==> flow/design.v <==
`timescale 1ns / 1ps
module IntFilterBlock 
#(	
	parameter OutDataWidth = 18
)
(
	input Clk_i,
	input Rst_i,
	input [OutDataWidth-1:0] Data_i,
	input DataNd_i,
	output [OutDataWidth-1:0] Data_o,
	output DataValid_o
);
	reg [OutDataWidth-1:0] outAcc;
	reg outVal;
	assign Data_o = outAcc;
	assign DataValid_o = outVal;
	always @(posedge Clk_i or posedge Rst_i) begin
		if (Rst_i) begin
			outAcc <= {OutDataWidth{1'b0}};
			outVal <= 1'b0;
		end else begin
			if (DataNd_i) begin
				outAcc <= outAcc+Data_i;
				outVal <= 1'b1;
			end else begin
				outAcc <= {OutDataWidth{1'b0}};
				outVal <= 1'b0;
			end 
		end
	end
endmodule
`timescale 1ns / 1ps
module DecimBlock
#(	
	parameter OutDataWidth = 18,
	parameter DecimCntWidth = 7
)
(
	input Clk_i,
	input Rst_i,
	input [2:0]	DecimFactor_i,
	input [OutDataWidth-1:0] Data_i,
	input DataVal_i,
	output [OutDataWidth-1:0] Data_o,
	output DataVal_o
);
	reg [DecimCntWidth-1:0] decimCnt;
	reg [2:0] decimFactor;
	assign Data_o = Data_i;
	assign DataVal_o = DataVal_i? (decimCnt == 0):1'b0;
	always	@(posedge Clk_i or posedge Rst_i)	begin
		if	(Rst_i) begin
			decimFactor <= 3'd1;
		end else begin
			if (DecimFactor_i <= 3'd1)	begin
				decimFactor <= 3'd1;
			end else begin
				decimFactor <= DecimFactor_i;
			end
		end
	end
	always @(posedge Clk_i or posedge Rst_i) begin
		if (Rst_i) begin
			decimCnt <= {DecimCntWidth{1'b0}};
		end else begin
			if (DataVal_i) begin
				if (decimCnt == decimFactor-1) begin
					decimCnt <= {DecimCntWidth{1'b0}};
				end else begin
					decimCnt <= decimCnt+7'd1;
				end
			end else begin
				decimCnt <= {DecimCntWidth{1'b0}};
			end
		end
	end
endmodule
`timescale 1ns / 1ps
module CombFilterBlock 
#(
	parameter	M=4,
	parameter	OutDataWidth	=	18
)
(
	input Clk_i,
	input Rst_i,
	input [OutDataWidth-1:0] Data_i,
	input DataNd_i,
	output [OutDataWidth-1:0] Data_o,
	output DataValid_o
);
	reg signed	[OutDataWidth-1:0] sumResult;
	reg	dataValid;
	reg	signed	[OutDataWidth-1:0] delData [M-1:0];
	assign Data_o = sumResult;
	assign DataValid_o = dataValid;
	genvar i;
	generate 
		for (i=0; i<M; i=i+1) begin: DelayGen
			always @(posedge Clk_i or posedge Rst_i) begin
				if (Rst_i) begin
					delData [i] <= {OutDataWidth{1'b0}};
				end else if (DataNd_i) begin
					if (i==0) begin
						delData [i] <= Data_i;
					end	else	begin
						delData [i] <= delData[i-1];
					end
				end
			end
		end
	endgenerate 
	always @(posedge Clk_i or posedge Rst_i) begin
		if (Rst_i) begin
			sumResult <= {OutDataWidth{1'b0}};
			dataValid <= 1'b0;
		end else begin
			if (DataNd_i) begin
				sumResult <= Data_i-delData[M-1];
				dataValid <= 1'b1;
			end else begin
				dataValid <= 1'b0;
			end
		end
	end
endmodule
`timescale 1ns / 1ps
module CicFilter
#(
	parameter N = 4,	 
	parameter M = 1,	 
	parameter InDataWidth	=	14,
	parameter OutDataWidth	=	32,
	parameter DecimCntWidth	=	7
)
(
	input Clk_i,
	input Rst_i,
	input [2:0]	DecimFactor_i,
	input [InDataWidth-1:0] Data_i,
	input DataNd_i,
	output [OutDataWidth-1:0] Data_o,
	output DataValid_o
);
	localparam	ExtendBitNum	=	OutDataWidth-InDataWidth;
	wire	[OutDataWidth-1:0]	adcExtData	=	{{ExtendBitNum{Data_i[InDataWidth-1]}},Data_i};
	wire	[OutDataWidth-1:0]	inData	[N-1:0];
	wire	[OutDataWidth-1:0]	intFilteredData	[N-1:0];
	wire	intFilteredDataValid	[N-1:0];
	wire	intDataVal	[N-1:0];
	wire	[OutDataWidth-1:0]	decimIntData;
	wire	decimIntDataValid;
	wire	[OutDataWidth-1:0]	combFilteredData	[N-1:0];
	wire	[OutDataWidth-1:0]	combInData	[N-1:0];
	wire	combDataVal	[N-1:0];
	wire	combFilteredDataVal	[N-1:0];
	assign	Data_o	=	combFilteredData[N-1];
	assign	DataValid_o	=	combFilteredDataVal[N-1];
genvar i,j;
generate 
	for (i=0; i<N; i=i+1)	begin: IntFilterGen
		assign	inData	[i]		=	(i==0)?adcExtData:intFilteredData[i-1];
		assign	intDataVal[i]	=	(i==0)?DataNd_i:intFilteredDataValid[i-1];
		IntFilterBlock 
		#(	
			.OutDataWidth	(OutDataWidth)
		)
		IntFilterBlock
		(
			.Clk_i			(Clk_i),
			.Rst_i			(Rst_i),
			.Data_i			(inData[i]),
			.DataNd_i		(intDataVal[i]),
			.Data_o			(intFilteredData[i]),
			.DataValid_o	(intFilteredDataValid[i])
		);
	end	
	DecimBlock
	#(	
		.OutDataWidth	(OutDataWidth),
		.DecimCntWidth	(DecimCntWidth)
	)
	DecimBlock
	(
		.Clk_i			(Clk_i),
		.Rst_i			(Rst_i),
		.DecimFactor_i	(DecimFactor_i),
		.Data_i			(intFilteredData[N-1]),
		.DataVal_i		(intFilteredDataValid[N-1]),
		.Data_o			(decimIntData),
		.DataVal_o		(decimIntDataValid)
	);
	for (j=0; j<N; j=j+1)	begin: CombFilterGen
		assign	combInData	[j]	=	(j==0)?decimIntData:combFilteredData[j-1];
		assign	combDataVal	[j]	=	(j==0)?decimIntDataValid:combFilteredDataVal[j-1];
		CombFilterBlock 
		#(	
			.M(M),
			.OutDataWidth	(OutDataWidth)
		)
		CombFilterBlock
		(
			.Clk_i			(Clk_i),
			.Rst_i			(Rst_i),
			.Data_i			(combInData[j]),
			.DataNd_i		(combDataVal[j]),
			.Data_o			(combFilteredData[j]),
			.DataValid_o	(combFilteredDataVal[j])
		);
	end
endgenerate
endmodule
; ---- From RTL to reports: CicFilter
; Module CicFilter before and after one edit of its RTL, step after step.
; "orig" refers to lines of the RTL above, "edited" to lines of the edited file.
; "diff": "edited" minus "orig" as printed here. "change_rel_pct": 100 x difference / "orig".
; A cell with - has no value.
[inputs]
design = CicFilter
clock_port = Clk_i
library = sky130hd
corner = tt_025C_1v80

; ---- Diff
; The edit as a unified diff against the file above.
; The edit is scripted: it alters the design's behaviour and was not made to optimise anything.
; begin of diff
@@ -102,5 +102,5 @@
 				if (Rst_i) begin
 					delData [i] <= {OutDataWidth{1'b0}};
-				end else if (DataNd_i) begin
+				end else begin
 					if (i==0) begin
 						delData [i] <= Data_i;
; end of diff

; ---- Elaborated design
; Source: Yosys, flattened and elaborated. Widths are those after wreduce; folded enables and synchronous resets count as part of the registers. Registers that Yosys merges into a memory's read port (data or address) are not register bits. Print and check cells do not count. Equal cells are merged and count once.
[word_totals]
columns = item, orig, edited, diff, change_rel_pct
row1 = ff_bits, 402, 402, 0, 0.00
row2 = inputBits, 20, 20, 0, 0.00
row3 = out_inout_bits, 33, 33, 0, 0.00
row4 = word_cells, 51, 51, 0, 0.00
[classes]
columns = item, orig, edited, diff, change_rel_pct
row1 = addsub, 10, 10, 0, 0.00
row2 = compare, 1, 1, 0, 0.00
row3 = equal, 1, 1, 0, 0.00
row4 = mux, 16, 16, 0, 0.00
row5 = reduce_and_logical, 1, 1, 0, 0.00
; Unchanged operator kinds not shown: 11.

; ---- Depth
; Depth = most cells in a row (Yosys ltp): at word level without a register or memory, in the mapped netlist without a sequential cell, where the memories' decode and read muxes count.
[logic_depth]
columns = item, orig, edited, diff, change_rel_pct
row1 = word_depth, 4, 4, 0, 0.00
row2 = abc_area, 0, 0, -, -
row3 = ltp_mapped, 12, 12, 0, 0.00
row4 = mapped_depth_nobuf, 12, 12, 0, 0.00

; ---- After synthesis
; Source: synth_stat.txt of the flow (Yosys; design flattened, memories mapped). It holds for the ABC_AREA given above (unset counts as 0); a run with the other value may have another netlist.
[by_type]
columns = type, orig, edited, diff, change_rel_pct
row1 = sky130_fd_sc_hd__nand2_1, 304, 179, -125, -41.12
row2 = sky130_fd_sc_hd__o21ai_0, 259, 135, -124, -47.88
row3 = sky130_fd_sc_hd__clkbuf_1, 93, 54, -39, -41.94
row4 = sky130_fd_sc_hd__a21o_1, 148, 114, -34, -22.97
row5 = sky130_fd_sc_hd__nor2_1, 153, 179, 26, 16.99
row6 = sky130_fd_sc_hd__inv_1, 195, 213, 18, 9.23
row7 = sky130_fd_sc_hd__and2_1, 59, 41, -18, -30.51
row8 = sky130_fd_sc_hd__o31ai_1, 30, 16, -14, -46.67
row9 = sky130_fd_sc_hd__a21oi_1, 215, 228, 13, 6.05
row10 = sky130_fd_sc_hd__or3_1, 17, 5, -12, -70.59
row11 = sky130_fd_sc_hd__nand4_1, 24, 35, 11, 45.83
row12 = sky130_fd_sc_hd__o21a_1, 33, 23, -10, -30.30
row13 = sky130_fd_sc_hd__nor3_1, 39, 48, 9, 23.08
row14 = sky130_fd_sc_hd__o211ai_1, 19, 27, 8, 42.11
row15 = sky130_fd_sc_hd__xnor2_1, 114, 107, -7, -6.14
row16 = sky130_fd_sc_hd__and4_1, 1, 8, 7, 700.00
row17 = sky130_fd_sc_hd__xor2_1, 69, 75, 6, 8.70
row18 = sky130_fd_sc_hd__nand2b_1, 42, 36, -6, -14.29
; Unchanged cell types not shown: 11.
; The list need not be complete.
[synth_totals]
columns = item, orig, edited, diff, change_rel_pct
row1 = cells, 2955, 2672, -283, -9.58
row2 = yosys_area_um2, 26658.1, 25370.6, -1287.5, -4.83
row3 = sequential_area_um2, 10060.9, 10060.9, 0.0, 0.00
row4 = flip_flops, 402, 402, 0, 0.00
row5 = n_buf, 99, 58, -41, -41.41
; By module: a second synthesis without flattening, with its own total; a netlist apart from the flattened one above.
[hier_totals]
columns = item, orig, edited, diff, change_rel_pct
row1 = cells_unflattened, 3227, 3007, -220, -6.82
row2 = hier_area_um2, 28947.8, 28167.0, -780.8, -2.70
; Each row is one instance without its submodules.
[modules_orig]
columns = module, n_inst, n_cells, area_um2, seq_area_um2
row1 = CombFilterBlock, 4, 455, 4190.3, 1626.6
row2 = IntFilterBlock #(OutDataWidth=32), 4, 331, 2851.5, 825.8
row3 = DecimBlock, 1, 83, 780.7, 251.5
row4 = CicFilter, 1, 0, 0.0, 0.0
[modules_edited]
columns = module, n_inst, n_cells, area_um2, seq_area_um2
row1 = CombFilterBlock, 4, 400, 3995.1, 1626.6
row2 = IntFilterBlock #(OutDataWidth=32), 4, 331, 2851.5, 825.8
row3 = DecimBlock, 1, 83, 780.7, 251.5
row4 = CicFilter, 1, 0, 0.0, 0.0

; ---- Path before layout
; OpenSTA on the mapped netlist: ideal clock, no wires. The path of least setup slack (recovery checks aside). Input and output delay are each 20% of the period. Register names are those of the netlist, which keeps one name where synthesis merged equal registers.
[synth_path]
columns = item, orig, edited, diff, change_rel_pct
row1 = kind, register to register, register to register, -, -
row2 = from, register CombFilterGen[0].CombFilterBlock.sumResult[0], register CombFilterGen[1].CombFilterBlock.sumResult[0], -, -
row3 = to, register CombFilterGen[1].CombFilterBlock.sumResult[26], register CombFilterGen[2].CombFilterBlock.sumResult[26], -, -
row4 = period_ns, 4.0, 4.0, 0.0, 0.00
row5 = setup_time_ns, 0.125, 0.120, -0.005, -
row6 = launch_ns, 0.000, 0.000, 0.000, -
row7 = t_arrival_ns, 2.905, 2.919, 0.014, 0.48
row8 = t_required_ns, 3.875, 3.880, 0.005, 0.13
row9 = setup_slack_ns, 0.970, 0.961, -0.009, -
row10 = delay_ns, 3.030, 3.039, 0.009, 0.30
row11 = driving_pins, 13, 13, 0, 0.00
row12 = path_buffers, 0, 0, 0, -
row13 = synth_period_reached_ns, 3.03, 3.039, 0.009, 0.30
; "delay_ns" is the arrival time less input delay plus setup time.
; "driving_pins" counts driving pins, that of a launching flip-flop among them; a cell with two outputs on the path counts twice.
; "synth_period_reached_ns" is the clock period less the worst setup slack; recovery checks do not enter. This is arithmetic on one report: input and output delays are still those of the set period (20% each).
; The rows between start and end are the longest chain of elaborated cells between them; the timing report does not say that the signal goes this way. Where chains are equally long, one stands for them.
; Each line given opens the expression or statement behind the cell; cells for indexed reads and writes are added by Yosys, which also makes memories of some case tables.
[synth_via_orig]
cell_sequence = sky130_fd_sc_hd__dfrtp_1 sky130_fd_sc_hd__inv_1 sky130_fd_sc_hd__ha_1 sky130_fd_sc_hd__fa_1 sky130_fd_sc_hd__nand2b_1 sky130_fd_sc_hd__a21boi_0 sky130_fd_sc_hd__o21ai_0 sky130_fd_sc_hd__a22oi_1 sky130_fd_sc_hd__a211oi_1 sky130_fd_sc_hd__o31a_1 sky130_fd_sc_hd__o31ai_2 sky130_fd_sc_hd__xor2_1 sky130_fd_sc_hd__mux2_2
elab_chain_len = 1
cells_between = 1
cone_lines = 1
cone_classes = add/sub: 1
[synth_rtl_orig]
columns = item, line_no
row1 = start: declaration, 93  ; reg signed [OutDataWidth-1:0] sumResult;
row2 = start: assignment, 116  ; sumResult <= {OutDataWidth{1'b0}};
row3 = start: assignment, 120  ; sumResult <= Data_i-delData[M-1];
row4 = subtractor 32 bit, 120
row5 = end: assignment, 116
row6 = end: assignment, 120
row7 = end: declaration, 93
[synth_via_edited]
cell_sequence = sky130_fd_sc_hd__dfrtp_1 sky130_fd_sc_hd__inv_1 sky130_fd_sc_hd__ha_1 sky130_fd_sc_hd__fa_1 sky130_fd_sc_hd__nand2b_1 sky130_fd_sc_hd__a21o_1 sky130_fd_sc_hd__a21oi_1 sky130_fd_sc_hd__o2111ai_1 sky130_fd_sc_hd__a2111oi_0 sky130_fd_sc_hd__o221ai_1 sky130_fd_sc_hd__a21boi_0 sky130_fd_sc_hd__o21ai_0 sky130_fd_sc_hd__a31o_2
elab_chain_len = 1
cells_between = 1
cone_lines = 1
cone_classes = add/sub: 1
[synth_rtl_edited]
columns = item, line_no
row1 = start: declaration, 93  ; reg signed [OutDataWidth-1:0] sumResult;
row2 = start: assignment, 116  ; sumResult <= {OutDataWidth{1'b0}};
row3 = start: assignment, 120  ; sumResult <= Data_i-delData[M-1];
row4 = subtractor 32 bit, 120
row5 = end: assignment, 116
row6 = end: assignment, 120
row7 = end: declaration, 93

; ---- Path in the finished layout
; From the final timing report of each run of pair A: the path of least setup slack in the routed layout; clock arrival at registers is part of the times.
[layout_path]
columns = item, orig, edited, diff, change_rel_pct
row1 = kind, register to register, register to register, -, -
row2 = from, register CombFilterGen[0].CombFilterBlock.sumResult[0], register CombFilterGen[1].CombFilterBlock.sumResult[11], -, -
row3 = to, register CombFilterGen[1].CombFilterBlock.sumResult[26], register CombFilterGen[2].CombFilterBlock.sumResult[26], -, -
row4 = period_ns, 3.6, 3.6, 0.0, 0.00
row5 = setup_time_ns, 0.11, 0.11, 0.00, -
row6 = launch_ns, 0.57, 0.58, 0.01, 1.75
row7 = t_arrival_ns, 3.78, 3.86, 0.08, 2.12
row8 = t_required_ns, 4.06, 4.06, 0.00, 0.00
row9 = setup_slack_ns, 0.29, 0.20, -0.09, -
row10 = driving_pins, 13, 12, -1, -7.69
row11 = path_buffers, 0, 1, 1, -
; The rows between start and end are the longest chain of elaborated cells between them; the timing report does not say that the signal goes this way. Where chains are equally long, one stands for them.
[layout_via_orig]
cell_sequence = sky130_fd_sc_hd__dfrtp_1 sky130_fd_sc_hd__inv_1 sky130_fd_sc_hd__ha_1 sky130_fd_sc_hd__fa_1 sky130_fd_sc_hd__nand2b_1 sky130_fd_sc_hd__a21boi_0 sky130_fd_sc_hd__o21ai_1 sky130_fd_sc_hd__a22oi_1 sky130_fd_sc_hd__a211oi_1 sky130_fd_sc_hd__o31a_1 sky130_fd_sc_hd__o31ai_2 sky130_fd_sc_hd__xor2_1 sky130_fd_sc_hd__mux2_2
elab_chain_len = 1
cells_between = 1
cone_lines = 1
cone_classes = add/sub: 1
[layout_rtl_orig]
columns = item, line_no
row1 = start: declaration, 93  ; reg signed [OutDataWidth-1:0] sumResult;
row2 = start: assignment, 116  ; sumResult <= {OutDataWidth{1'b0}};
row3 = start: assignment, 120  ; sumResult <= Data_i-delData[M-1];
row4 = subtractor 32 bit, 120
row5 = end: assignment, 116
row6 = end: assignment, 120
row7 = end: declaration, 93
[layout_via_edited]
cell_sequence = sky130_fd_sc_hd__dfrtp_1 sky130_fd_sc_hd__ha_1 sky130_fd_sc_hd__a21o_1 sky130_fd_sc_hd__a21oi_1 sky130_fd_sc_hd__nor2b_1 sky130_fd_sc_hd__a311oi_1 sky130_fd_sc_hd__a2111oi_4 sky130_fd_sc_hd__buf_4 sky130_fd_sc_hd__o221ai_1 sky130_fd_sc_hd__a21boi_1 sky130_fd_sc_hd__or3_1 sky130_fd_sc_hd__a31o_2
elab_chain_len = 1
cells_between = 1
cone_lines = 1
cone_classes = add/sub: 1
[layout_rtl_edited]
columns = item, line_no
row1 = start: declaration, 93  ; reg signed [OutDataWidth-1:0] sumResult;
row2 = start: assignment, 116  ; sumResult <= {OutDataWidth{1'b0}};
row3 = start: assignment, 120  ; sumResult <= Data_i-delData[M-1];
row4 = subtractor 32 bit, 120
row5 = end: assignment, 116
row6 = end: assignment, 120
row7 = end: declaration, 93

; ---- Layout results
; Both versions went through the flow (Yosys, OpenROAD) with the same settings in each pair. Constraints: input delay and output delay 20% of the set period each, output load 0.01 pF.
[flow_settings_pair_A]
CORE_UTILIZATION = 40
period_ns = 3.6
CAP_MARGIN = 20
CORE_MARGIN = 2
SLEW_MARGIN = 20
[results_pair_A]
columns = item, orig, edited, diff, change_rel_pct
row1 = synthArea_um2, 26658.1, 25370.6, -1287.5, -4.83
row2 = die_area_um2, 68725.2, 65456.7, -3268.5, -4.76
row3 = stdcell_area_um2, 29917.4, 28822.6, -1094.8, -3.66
row4 = finalUtil_frac, 0.454, 0.459, 0.005, -
row5 = worst_setup_slack_ns, 0.288, 0.196, -0.092, -
row6 = timing.setup.tns_ns, 0.000, 0.000, 0.000, -
row7 = worst_hold_slack_ns, 0.473, 0.397, -0.076, -
[flow_settings_pair_B]
CAP_MARGIN = 5
CELL_PAD_IN_SITES_DETAIL_PLACEMENT = 2
CORE_UTILIZATION = 21
CTS_CLUSTER_DIAMETER = 128
GPL_TIMING_DRIVEN = 1
PLACE_DENSITY_LB_ADDON = 0.19
SETUP_SLACK_MARGIN = 0.23
period_ns = 2.76
CORE_MARGIN = 2
SLEW_MARGIN = 20
[results_pair_B]
columns = item, orig, edited, diff, change_rel_pct
row1 = synthArea_um2, 26658.1, 25370.6, -1287.5, -4.83
row2 = die_area_um2, 129809.0, 123608.0, -6201.0, -4.78
row3 = stdcell_area_um2, 38045.2, 36054.6, -1990.6, -5.23
row4 = finalUtil_frac, 0.303, 0.301, -0.002, -
row5 = worst_setup_slack_ns, -0.149, -0.222, -0.073, -
row6 = timing.setup.tns_ns, -1.253, -3.323, -2.070, -
